==> flow/design.v <==
module flopr(clock, reset, d, q);
    parameter WIDTH = 8;
    input clock; 
    input reset;
    input [WIDTH-1:0] d; 
    output reg [WIDTH-1:0] q;   
    always @(posedge clock, posedge reset)
        if (reset)
            q <= 0;
        else 
            q <= d;
endmodule
module adder(a, b, sum);
    input [31:0] a;
    input [31:0] b;
    output [31:0] sum;
    assign sum = a + b;
endmodule
module mux2(d0, d1, s, y);
    parameter WIDTH = 8;
    input [WIDTH-1:0] d0; 
    input [WIDTH-1:0] d1;
    input s;
    output [WIDTH-1:0] y;
    assign y = s ? d1 : d0;
endmodule
module mux3(d0, d1, d2, s, y);
    parameter WIDTH = 8;
    input [WIDTH-1:0] d0; 
    input [WIDTH-1:0] d1;
    input [WIDTH-1:0] d2;
    input [1:0] s;
    output [WIDTH-1:0] y;
    assign y = s[1] ? d2 : (s[0] ? d1 : d0);
endmodule
module mux8(d0, d1, d2, d3, d4, d5, d6, d7, s, y);
    parameter WIDTH = 8;
    input [WIDTH-1:0] d0;
    input [WIDTH-1:0] d1;
    input [WIDTH-1:0] d2;
    input [WIDTH-1:0] d3;
    input [WIDTH-1:0] d4;
    input [WIDTH-1:0] d5;
    input [WIDTH-1:0] d6;
    input [WIDTH-1:0] d7;
    input [2:0] s;
    output reg [WIDTH-1:0] y;
    always @*
        begin
            case(s)
                3'b000: y = d0;
                3'b001: y = d1;
                3'b010: y = d2;
                3'b011: y = d3;
                3'b100: y = d4;
                3'b101: y = d5;
                3'b110: y = d6;
                3'b111: y = d7;
                default: y = d0;
            endcase
        end
endmodule
module regfile(clock, write_enable, address_read_1, address_read_2, address_write, write_data, read_data_1, read_data_2);
    input clock;
    input write_enable;
    input [4:0] address_read_1;
    input [4:0] address_read_2;
    input [4:0] address_write;
    input [31:0] write_data;
    output [31:0] read_data_1;
    output [31:0] read_data_2;
    reg [31:0] registers[31:0];
    always @(posedge clock)
        begin
            if (write_enable) 
                registers[address_write] <= write_data;
        end
    assign read_data_1 = (address_read_1 != 0) ? registers[address_read_1] : 0;  
    assign read_data_2 = (address_read_2 != 0) ? registers[address_read_2] : 0;  
endmodule
module generate_immediate(instruction, immediate);
    input [31:0] instruction;
    output reg [31:0] immediate;
    always @*
        begin
            case(instruction[6:0])
                7'b0000011,                                                                                                      
                7'b0010011,                                                                                                      
                7'b1100111: immediate = {{20{instruction[31]}}, instruction[31:20]};                                             
                7'b0100011: immediate = {{20{instruction[31]}}, instruction[31:25], instruction[11:7]};                          
                7'b1100011: immediate = {{20{instruction[31]}}, instruction[7], instruction[30:25],  instruction[11:8], 1'b0};   
                7'b1101111: immediate = {{12{instruction[31]}}, instruction[19:12], instruction[20], instruction[30:21], 1'b0};  
                7'b0110111,                                                                                                      
                7'b0010111: immediate = {instruction[31:12], 12'b0};                                                             
                default: immediate = 32'bx;  
            endcase
        end
endmodule
module alu(src_A, src_B, ALU_control, ALU_result, zero);
    input [31:0] src_A;
    input [31:0] src_B;
    input [3:0] ALU_control;
    output reg [31:0] ALU_result;
    output zero;
    always @*
        case(ALU_control)
            4'b0000: ALU_result <= src_A + src_B;  
            4'b0001: ALU_result <= src_A - src_B;  
            4'b0010: ALU_result <= src_A & src_B;  
            4'b0011: ALU_result <= src_A | src_B;  
            4'b0100: ALU_result <= src_A ^ src_B;  
            4'b0101: ALU_result <= ($signed(src_A) < $signed(src_B)) ? 1 : 0;  
            4'b0110: ALU_result <= ($unsigned(src_A) < $unsigned(src_B)) ? 1 : 0;  
            4'b0111: ALU_result <= $signed(src_A) >>> src_B[4:0];  
            4'b1000: ALU_result <= $signed(src_A) >> src_B[4:0];  
            4'b1001: ALU_result <= $signed(src_A) << src_B[4:0];  
            default: ALU_result <= 32'd0;  
        endcase
    assign zero = (ALU_result == 0) ? 1 : 0;  
endmodule
module select_read(funct3, read_data_in, read_data_out);
    input [2:0] funct3;
    input [31:0] read_data_in;
    output reg [31:0] read_data_out;
    always @*
        begin
            case(funct3)
                3'b000: read_data_out = {{24{read_data_in[7]}}, read_data_in[7:0]};      
                3'b001: read_data_out = {{16{read_data_in[15]}}, read_data_in[15:0]};    
                3'b010: read_data_out = read_data_in;                                    
                3'b100: read_data_out = {24'b0, read_data_in[7:0]};                      
                3'b101: read_data_out = {16'b0, read_data_in[15:0]};                     
                default: read_data_out = 32'bx;  
            endcase
        end
endmodule
module main_decoder(opcode, funct3, reg_write, ALU_select, memory_control, result_select, branch, ALU_op, jump);
    input [6:0] opcode;
    input [2:0] funct3;
    output reg_write;
    output ALU_select;
    output [3:0] memory_control;
    output [2:0] result_select;
    output branch;
    output [1:0] ALU_op;
    output jump;
    reg [12:0] controls;
    assign {reg_write, ALU_select, memory_control, result_select, branch, ALU_op, jump} = controls;   
    always @*
        case(opcode)      
            7'b0000011:                                          
                case(funct3)
                    3'b000: controls = 13'b1_1_0010_001_0_00_0;      
                    3'b001: controls = 13'b1_1_0100_001_0_00_0;      
                    3'b010: controls = 13'b1_1_0000_001_0_00_0;      
                    3'b100: controls = 13'b1_1_1010_001_0_00_0;      
                    3'b101: controls = 13'b1_1_1100_001_0_00_0;      
                    default: controls = 13'bx_x_x_xxxx_xxx_xx_x;     
                endcase
            7'b0100011:
                case(funct3)
                    3'b000: controls = 13'b0_1_0011_000_0_00_0;      
                    3'b001: controls = 13'b0_1_0101_000_0_00_0;      
                    3'b010: controls = 13'b0_1_0001_000_0_00_0;      
                    default: controls = 13'bx_x_x_xxxx_xxx_xx_x;     
                endcase
            7'b0110011: controls = 13'b1_0_0000_000_0_10_0;          
            7'b0010111: controls = 13'b1_0_0000_100_0_00_0;          
            7'b0110111: controls = 13'b1_0_0000_011_0_00_0;          
            7'b1100011: controls = 13'b0_0_0000_000_1_01_0;          
            7'b0010011: controls = 13'b1_1_0000_000_0_10_0;          
            7'b1100111: controls = 13'b1_1_0000_010_0_00_1;          
            7'b1101111: controls = 13'b1_0_0000_010_0_00_1;          
            default:    controls = 13'bx_x_xxxx_xxx_x_xx_x;          
        endcase
endmodule
module alu_decoder(opcode_b5, funct3, funct7b5, ALU_op, ALU_control);
    input opcode_b5;
    input [2:0] funct3;
    input funct7b5;
    input [1:0] ALU_op;
    output reg [3:0] ALU_control;
    wire R_type_subtract;
    wire shift_arithemetic;
    assign R_type_subtract = funct7b5 & opcode_b5;  
    assign shift_arithemetic = funct7b5;  
    always @*
        case(ALU_op)
            2'b00: ALU_control = 3'b000;  
            2'b01:
                case(funct3)
                    3'b000: ALU_control = 4'b0001;  
                    3'b001: ALU_control = 4'b0001;  
                    3'b100: ALU_control = 4'b0101;  
                    3'b101: ALU_control = 4'b0101;  
                    3'b110: ALU_control = 4'b0110;  
                    3'b111: ALU_control = 4'b0110;  
                    default: ALU_control = 4'bxxxx;  
                endcase
            default:
                case(funct3)  
                    3'b000: 
                        begin
                            if (R_type_subtract)
                                ALU_control = 3'b001;  
                            else
                                ALU_control = 3'b000;  
                        end
                    3'b001: ALU_control = 4'b1001;  
                    3'b010: ALU_control = 4'b0101;  
                    3'b011: ALU_control = 4'b0110;  
                    3'b100: ALU_control = 4'b0100;  
                    3'b101:
                        begin
                            if(shift_arithemetic)
                                ALU_control = 4'b0111;  
                            else
                                ALU_control = 4'b1000;  
                        end
                    3'b110: ALU_control = 4'b0011;  
                    3'b111: ALU_control = 4'b0010;  
                    default: ALU_control = 4'bxxxx;  
                endcase
        endcase
endmodule
module controller(opcode, funct3, funct7b5, zero, result_select, memory_control, PC_select, ALU_select, reg_write, jump, ALU_control);
    input [6:0] opcode;
    input [2:0] funct3;  
    input funct7b5;
    input zero;
    output [2:0] result_select;
    output [3:0] memory_control;
    output reg [1:0] PC_select;
    output ALU_select;
    output reg_write;
    output jump;
    output [3:0] ALU_control;
    wire [1:0] ALU_op;
    wire branch;
    main_decoder main_decoder
    (
        opcode,              
        funct3,              
        reg_write,           
        ALU_select,          
        memory_control,      
        result_select,       
        branch,              
        ALU_op,              
        jump                 
    );
    alu_decoder alu_decoder
    (
        opcode[5],       
        funct3,          
        funct7b5,        
        ALU_op,          
        ALU_control      
    );
    always @*
        if(jump)
            case(opcode[3])
                1'b0: PC_select = 2'b10;             
                1'b1: PC_select = 2'b01;             
                default: PC_select = 2'b01;
            endcase
        else
            case(funct3)
                3'b000: PC_select = branch & zero;    
                3'b001: PC_select = branch & ~zero;   
                3'b100: PC_select = branch & ~zero;   
                3'b101: PC_select = branch & zero;    
                3'b110: PC_select = branch & ~zero;   
                3'b111: PC_select = branch & zero;    
                default: PC_select = 2'b00;
            endcase           
endmodule
module datapath(clock, reset, result_select, PC_select, ALU_select, reg_write, ALU_control, instruction, read_data, zero, PC, ALU_result, write_data);
    input clock;
    input reset;
    input [2:0] result_select;
    input [1:0] PC_select;
    input ALU_select;
    input reg_write;
    input [3:0] ALU_control;
    input [31:0] instruction;
    input [31:0] read_data;
    output zero;
    output [31:0] PC;
    output [31:0] ALU_result;
    output [31:0] write_data;
    wire [31:0] PC_next;
    wire [31:0] PC_plus4;
    wire [31:0] PC_target;
    wire [31:0] immediate;
    wire [31:0] src_A;
    wire [31:0] src_B;
    wire [31:0] read_data_out;
    wire [31:0] result;
    flopr #(32) pc_reg(clock, reset, PC_next, PC);
    adder pc_add4(PC, 32'd4, PC_plus4);
    adder pc_addbranch(PC, immediate, PC_target);
    mux3 #(32) pc_mux(PC_plus4, PC_target, ALU_result, PC_select, PC_next);
    regfile regfile(clock, reg_write, instruction[19:15], instruction[24:20], instruction[11:7], result, src_A, write_data);
    generate_immediate generate_immediate(instruction, immediate);
    mux2 #(32) src_B_mux(write_data, immediate, ALU_select, src_B);
    alu alu(src_A, src_B, ALU_control, ALU_result, zero);
    select_read select_read(instruction[14:12], read_data, read_data_out);
    mux8 #(32) result_mux(ALU_result, read_data_out, PC_plus4, immediate, PC_target, 32'hxxxxxxxx, 32'hxxxxxxxx, 32'hxxxxxxxx, result_select, result);
endmodule
module cpu(clock, reset, instruction, read_data, memory_control, PC, ALU_result, write_data);
    input clock;
    input reset;
    input [31:0] instruction;
    input [31:0] read_data;
    output [3:0] memory_control;
    output [31:0] PC;
    output [31:0] ALU_result;
    output [31:0] write_data;
    wire [1:0] PC_select;
    wire ALU_select; 
    wire reg_write;
    wire jump;
    wire zero;
    wire [2:0] result_select;
    wire [3:0] ALU_control;
    controller controller
    (
        instruction[6:0],        
        instruction[14:12],      
        instruction[30],         
        zero,                    
        result_select,           
        memory_control,          
        PC_select,               
        ALU_select,              
        reg_write,               
        jump,                    
        ALU_control              
    );
    datapath datapath
    (
        clock,                   
        reset,                   
        result_select,           
        PC_select,               
        ALU_select,              
        reg_write,               
        ALU_control,             
        instruction,             
        read_data,               
        zero,                    
        PC,                      
        ALU_result,              
        write_data               
    );
endmodule
== Reports on cpu ==
Tool output for the design above, in the order of the flow.
Lines are those of the file above, counted from 1.
Library cell names are shortened.
A cell with n/a has no value.
Design
  top: cpu
  clock input: clock
  standard-cell library: sky130hd
  library corner: tt_025C_1v80

== Word-level counts ==
Yosys after proc, flatten, opt, wreduce and memory -nomap, before mapping. Enables and synchronous resets that opt folds into registers are not counted as muxes. Memory bits, and registers merged into a memory's read port (data or address), are not among the register bits. Print and check cells are not counted.
Memory sizes are those after Yosys's memory passes, which may raise the word count (mostly to a power of two), join words into wider ones and drop unused or constant bits.
Word-level totals
  register bits after elaboration: 32
  bits in writable memories: 1024
  memory cells: 1
  bits of input ports: 66
  output and inout bits: 100
  word-level cells: 89
Memories
  datapath.regfile.registers: depth 32, bits a word 32, read ports 2, write ports 1, RTL line 72  | reg [31:0] registers[31:0];
Cells by class
  add/sub/neg operators: 4
  order comparisons: 2
  eq/ne operators: 30
  shift-type cells: 3
  muxes and demuxes: 26
  bitwise gates (word level): 8
  reduce/logical cells: 14
Operators by type and width (number)
  case mux 32 bit (select 5 bit): 3
  case mux 32 bit (select 10 bit): 1
  two-way mux 32 bit: 6
  case mux 13 bit (select 9 bit): 1
  case mux 13 bit (select 5 bit): 1
  adder 32 bit: 2
  less-than comparator 32 bit: 2
  case mux 13 bit (select 3 bit): 1
  adder 32 x 3 -> 32 bit (second input constant): 1
  subtractor 32 bit: 1
  bitwise AND 32 bit: 1
  bitwise OR 32 bit: 1
  XOR 32 bit: 1
  left shift 32 x 5 -> 32 bit: 1
  right shift 32 x 5 -> 32 bit: 1
  >>> shifter 32 x 5 -> 32 bit: 1
  zero test 32 bit: 1
  case mux 4 bit (select 8 bit): 1
  equality test 7 x 6 -> 1 bit (second input constant): 3
  equality test 7 bit (second input constant): 3
  equality test 4 x 3 -> 1 bit (second input constant): 4
  equality test 3 bit (second input constant): 5
  equality test 7 x 5 -> 1 bit (second input constant): 2
  equality test 3 x 2 -> 1 bit (second input constant): 4
  case mux 4 bit (select 3 bit): 1
  nonzero test 5 bit: 2
  OR reduction 3 bit: 3
  OR reduction 2 bit: 4
Not listed: further kinds 19, cells in them 29.

== Longest topological paths ==
Longest topological path by Yosys (ltp), each cell counted once; first at word level (registers and memories cut), then after technology mapping (sequential cells cut; the memories' decode and read muxes count).
Logic depth
  depth in word-level cells: 15
  ABC_AREA: 0
  gate-level depth with buffers: 38
  mapped depth without buffers: 27

== Mapped cells and area ==
Source: synth_stat.txt of the flow (Yosys; design flattened, memories mapped). It holds for the ABC_AREA given above (unset counts as 0); a run with the other value may have another netlist.
Mapped netlist
  cell count: 4575
  cell area after synthesis: 62917.8 um2
  sequential area: 31550.3 um2
  flip-flop cells: 1056
  buffers: 356
Cells by type
  edfxtp_1: number 1024, total area 3.07E+04 um2
  mux4_2: number 534, total area 1.2E+04 um2
  mux2i_1: number 179, total area 1.79E+03 um2
  ha_1: number 132, total area 1.65E+03 um2
  a21oi_1: number 241, total area 1.21E+03 um2
  nor2_1: number 303, total area 1.14E+03 um2
  nand2_1: number 230, total area 863.328 um2
  dfrtp_1: number 32, total area 800.768 um2
  o21ai_0: number 137, total area 685.658 um2
  clkbuf_1: number 181, total area 679.402 um2
  o221ai_1: number 62, total area 543.021 um2
  mux2_2: number 48, total area 540.518 um2
  nand3_1: number 103, total area 515.494 um2
  a221oi_1: number 53, total area 464.195 um2
  nor3_1: number 92, total area 460.442 um2
  inv_1: number 118, total area 442.925 um2
  a31oi_1: number 61, total area 381.616 um2
  o211ai_1: number 48, total area 360.346 um2
Other cell types: 101; their cells: 997.
The figures by module come from a second, unflattened synthesis with its own total; it is not the netlist above.
Second synthesis, totals
  cell total of the unflattened synthesis: 4912
  area total of the unflattened synthesis: 65415.2 um2
Rows give one instance, submodules left out.
By module
  regfile: instances 1, cells 2400, area 46960.0 um2, seq. area 30749.5 um2
  alu: instances 1, cells 1341, area 9298.9 um2, seq. area 0.0 um2
  adder: instances 2, cells 241, area 1744.2 um2, seq. area 0.0 um2
  mux8 (WIDTH=32): instances 1, cells 306, area 2244.7 um2, seq. area 0.0 um2
  flopr (WIDTH=32): instances 1, cells 33, area 804.5 um2, seq. area 800.8 um2
  mux3 (WIDTH=32): instances 1, cells 107, area 714.4 um2, seq. area 0.0 um2
  mux2 (WIDTH=32): instances 1, cells 36, area 544.3 um2, seq. area 0.0 um2
  select_read: instances 1, cells 80, area 529.3 um2, seq. area 0.0 um2
  generate_immediate: instances 1, cells 64, area 424.2 um2, seq. area 0.0 um2
  main_decoder: instances 1, cells 32, area 200.2 um2, seq. area 0.0 um2
  alu_decoder: instances 1, cells 23, area 156.4 um2, seq. area 0.0 um2
  controller: instances 1, cells 6, area 42.5 um2, seq. area 0.0 um2
  datapath: instances 1, cells 2, area 7.5 um2, seq. area 0.0 um2
  cpu: instances 1, cells 0, area 0.0 um2, seq. area 0.0 um2

== Path before layout ==
Path of least setup slack by OpenSTA after synthesis, without wires, with an ideal clock, recovery checks aside; 20% of the period is set as input and as output delay. Where synthesis merged equal registers, the netlist keeps one of their names.
Path after synthesis
  path kind: input port to output port
  start: input port instruction[20]
  end: output port ALU_result[29]
  clock period: 11.0 ns
  external input delay: 2.200 ns
  external output delay: 2.200 ns
  time at the first pin: 2.200 ns
  data arrival time: 8.284 ns
  required time: 8.800 ns
  setup slack: 0.516 ns
  path delay: 6.084 ns
  driving pins on the path: 26
  path buffers: 6
  period reached after synthesis: 10.484 ns
"path delay" is the arrival time less input delay plus setup time.
A path that ends at an output port has no setup time.
"driving pins on the path": output pins that drive a net of the path, with the launching flip-flop's if there is one; two outputs of one cell count as two.
"period reached after synthesis" is the clock period less the worst setup slack; recovery checks do not enter. This is arithmetic on one report: input and output delays are still those of the set period (20% each).
Between the ends stands the longest chain of elaborated cells between them, by number of cells; it is not shown to be the way that was timed. Of several equally long chains one is given.
Each line given opens the expression or statement behind the cell; cells for indexed reads and writes are added by Yosys, which also makes memories of some case tables.
The chain passes a memory read, where the word-level depth is cut; so it can be longer than that depth.
On the way, after synthesis
  cells stage by stage: buf_2 buf_6 buf_4 buf_4 clkbuf_1 buf_1 mux4_2 mux4_2 mux2i_1 nor2_1 nand2_1 a21boi_0 ha_1 and3b_1 and2_1 o211ai_1 nor4b_1 nor4b_1 o21ai_0 o21ai_0 a41oi_1 a211oi_1 a211oi_1 a41o_1 and2_1 a211o_1
  cells in the longest elaborated chain: 5
  elaborated cells on any way between the ends: 14
  RTL lines with such cells: 13
  those cells by class: 2 x add/sub; 3 x shift; 4 x mux; 3 x logic; 1 x reduce/logical; 1 x memory
RTL lines, path after synthesis
  from (decl): RTL line 314  | input [31:0] instruction;
  memory read (32 x 32 bit): RTL line 72  | reg [31:0] registers[31:0];
  two-way mux 32 bit: RTL line 79  | assign read_data_2 = (address_read_2 != 0) ? registers[address_read_2] : 0;
  two-way mux 32 bit: RTL line 25  | assign y = s ? d1 : d0;
  subtractor 32 bit: RTL line 108  | 4'b0001: ALU_result <= src_A - src_B;
  case mux 32 bit (select 10 bit): RTL line 106  | case(ALU_control)
  to (decl): RTL line 318  | output [31:0] ALU_result;
Some nets on the timed path still bear RTL names; the line given drives or declares the net.
Named nets, after synthesis (RTL line)
  write_data[7]: 79

== Path in the finished layout ==
Path of least setup slack in the final report of run 3 (OpenROAD, finished layout, wires in). Where an end is a register, its clock arrival counts in the times.
Path after layout
  path kind: input port to output port
  start: input port instruction[20]
  end: output port ALU_result[30]
  clock period: 6.09 ns
  external input delay: 1.22 ns
  external output delay: 1.22 ns
  time at the first pin: 1.22 ns
  data arrival time: 7.11 ns
  required time: 4.87 ns
  setup slack: -2.24 ns
  driving pins on the path: 29
  path buffers: 10
Between the ends stands the longest chain of elaborated cells between them, by number of cells; it is not shown to be the way that was timed. Of several equally long chains one is given.
The chain passes a memory read, where the word-level depth is cut; so it can be longer than that depth.
On the way, after layout
  cells stage by stage: buf_16 buf_16 buf_4 buf_12 mux4_2 mux4_2 mux2i_1 buf_4 nor2_1 nand2_1 o21ai_1 buf_4 ha_1 inv_1 nor4_2 a221oi_2 buf_4 o211ai_1 nand2_2 buf_6 o21bai_4 a221o_1 buf_6 a21boi_4 o41ai_2 a21oi_1 a211o_1 a211o_4 buf_6
  cells in the longest elaborated chain: 5
  elaborated cells on any way between the ends: 14
  RTL lines with such cells: 13
  those cells by class: 2 x add/sub; 3 x shift; 4 x mux; 3 x logic; 1 x reduce/logical; 1 x memory
RTL lines, path after layout
  from (decl): RTL line 314  | input [31:0] instruction;
  memory read (32 x 32 bit): RTL line 72  | reg [31:0] registers[31:0];
  two-way mux 32 bit: RTL line 79  | assign read_data_2 = (address_read_2 != 0) ? registers[address_read_2] : 0;
  two-way mux 32 bit: RTL line 25  | assign y = s ? d1 : d0;
  subtractor 32 bit: RTL line 108  | 4'b0001: ALU_result <= src_A - src_B;
  case mux 32 bit (select 10 bit): RTL line 106  | case(ALU_control)
  to (decl): RTL line 318  | output [31:0] ALU_result;

## Implementation results

Measured results for cpu: 6 stored runs of the Yosys and OpenROAD flow on sky130hd. The settings differ; the order carries no meaning. The constraints put input and output delay at 20% of the set period each and load the outputs with 0.01 pF.
"reached clock period": clock period set for the run, less the worst setup slack. It is reckoned from that one timing run; input and output delays stay at 20% of the period that was set.
"worst setup path time" is the time allowed to the run's worst setup path (the clock period less input and output delay, where it has them) less its slack. Clock arrival times count: a late capture clock shortens it, a late launch clock lengthens it.
"overall power" rests on the timing tool's default activity at the inputs, not on a simulated workload.

==> run 1: settings <==
{ "ABC_AREA": 1, "CAP_MARGIN": 35, "CELL_PAD_IN_SITES_DETAIL_PLACEMENT": 1, "CELL_PAD_IN_SITES_GLOBAL_PLACEMENT": 0, "CORE_ASPECT_RATIO": 1.41, "CORE_UTILIZATION": 45, "CTS_CLUSTER_DIAMETER": 228, "CTS_CLUSTER_SIZE": 29, "GPL_TIMING_DRIVEN": 0, "HOLD_SLACK_MARGIN": -0.02, "MAX_ROUTING_LAYER": "met4", "PLACE_DENSITY_LB_ADDON": 0.28, "SETUP_SLACK_MARGIN": 0.49, "SLEW_MARGIN": 15, "TNS_END_PERCENT": 15, "period_ns": 6.09, "CORE_MARGIN": 2 }
==> run 1: results <==
did not finish, routing stopped with GRT-0116

==> run 2: settings <==
{ "CAP_MARGIN": 25, "CELL_PAD_IN_SITES_DETAIL_PLACEMENT": 2, "CELL_PAD_IN_SITES_GLOBAL_PLACEMENT": 1, "CORE_ASPECT_RATIO": 1.37, "CORE_UTILIZATION": 63, "GPL_TIMING_DRIVEN": 0, "HOLD_SLACK_MARGIN": 0.27, "MAX_ROUTING_LAYER": "met5", "MIN_ROUTING_LAYER": "met2", "PLACE_DENSITY": 0.42, "SETUP_SLACK_MARGIN": -1.36, "SLEW_MARGIN": 25, "period_ns": 18.3, "CORE_MARGIN": 2 }
==> run 2: results <==
did not finish, placement stopped with a tool error

==> run 3: settings <==
{ "ABC_AREA": 0, "CAP_MARGIN": 35, "CELL_PAD_IN_SITES_DETAIL_PLACEMENT": 1, "CELL_PAD_IN_SITES_GLOBAL_PLACEMENT": 1, "CORE_ASPECT_RATIO": 1.41, "CORE_UTILIZATION": 45, "CTS_CLUSTER_DIAMETER": 228, "CTS_CLUSTER_SIZE": 29, "GPL_TIMING_DRIVEN": 1, "HOLD_SLACK_MARGIN": -0.02, "MAX_ROUTING_LAYER": "met4", "PLACE_DENSITY_LB_ADDON": 0.28, "SETUP_SLACK_MARGIN": 0.49, "SLEW_MARGIN": 15, "TNS_END_PERCENT": 15, "period_ns": 6.09, "CORE_MARGIN": 2 }
==> run 3: results <==
utilization: 0.598
area of the synthesized netlist: 62917.8 um2
reached clock period: 8.328 ns
die outline area: 142869.0 um2
worst-case hold slack: 0.690 ns
smallest setup slack: -2.238 ns
standard-cell area after routing: 82830.7 um2
worst setup path time: 5.89 ns
worst setup path type: input port to output port
total negative slack on setup checks: -585.602 ns
overall power: 21.420 mW

==> run 4: settings <==
{ "CORE_UTILIZATION": 40, "period_ns": 11.0, "CAP_MARGIN": 20, "CORE_MARGIN": 2, "SLEW_MARGIN": 20 }
==> run 4: results <==
utilization: 0.472
area of the synthesized netlist: 62917.8 um2
reached clock period: 10.780 ns
die outline area: 160484.0 um2
worst-case hold slack: 0.643 ns
smallest setup slack: 0.220 ns
standard-cell area after routing: 73651.9 um2
worst setup path time: 6.38 ns
worst setup path type: input port to output port
total negative slack on setup checks: 0.000 ns
overall power: 12.114 mW

==> run 5: settings <==
{ "CAP_MARGIN": 0, "CELL_PAD_IN_SITES_DETAIL_PLACEMENT": 1, "CTS_CLUSTER_DIAMETER": 347, "GPL_ROUTABILITY_DRIVEN": 1, "MAX_ROUTING_LAYER": "met4", "SETUP_SLACK_MARGIN": 2.84, "SLEW_MARGIN": 15, "period_ns": 11.0, "CORE_MARGIN": 2, "CORE_UTILIZATION": 40 }
==> run 5: results <==
utilization: 0.503
area of the synthesized netlist: 62917.8 um2
reached clock period: 9.977 ns
die outline area: 160484.0 um2
worst-case hold slack: 0.650 ns
smallest setup slack: 1.023 ns
standard-cell area after routing: 78616.6 um2
worst setup path time: 5.58 ns
worst setup path type: input port to output port
total negative slack on setup checks: 0.000 ns
overall power: 12.609 mW

==> run 6: settings <==
{ "CORE_UTILIZATION": 40, "period_ns": 9.07, "CAP_MARGIN": 20, "CORE_MARGIN": 2, "SLEW_MARGIN": 20 }
==> run 6: results <==
utilization: 0.509
area of the synthesized netlist: 62917.8 um2
reached clock period: 9.021 ns
die outline area: 160484.0 um2
worst-case hold slack: 0.662 ns
smallest setup slack: 0.049 ns
standard-cell area after routing: 79567.6 um2
worst setup path time: 5.39 ns
worst setup path type: input port to output port
total negative slack on setup checks: 0.000 ns
overall power: 15.368 mW
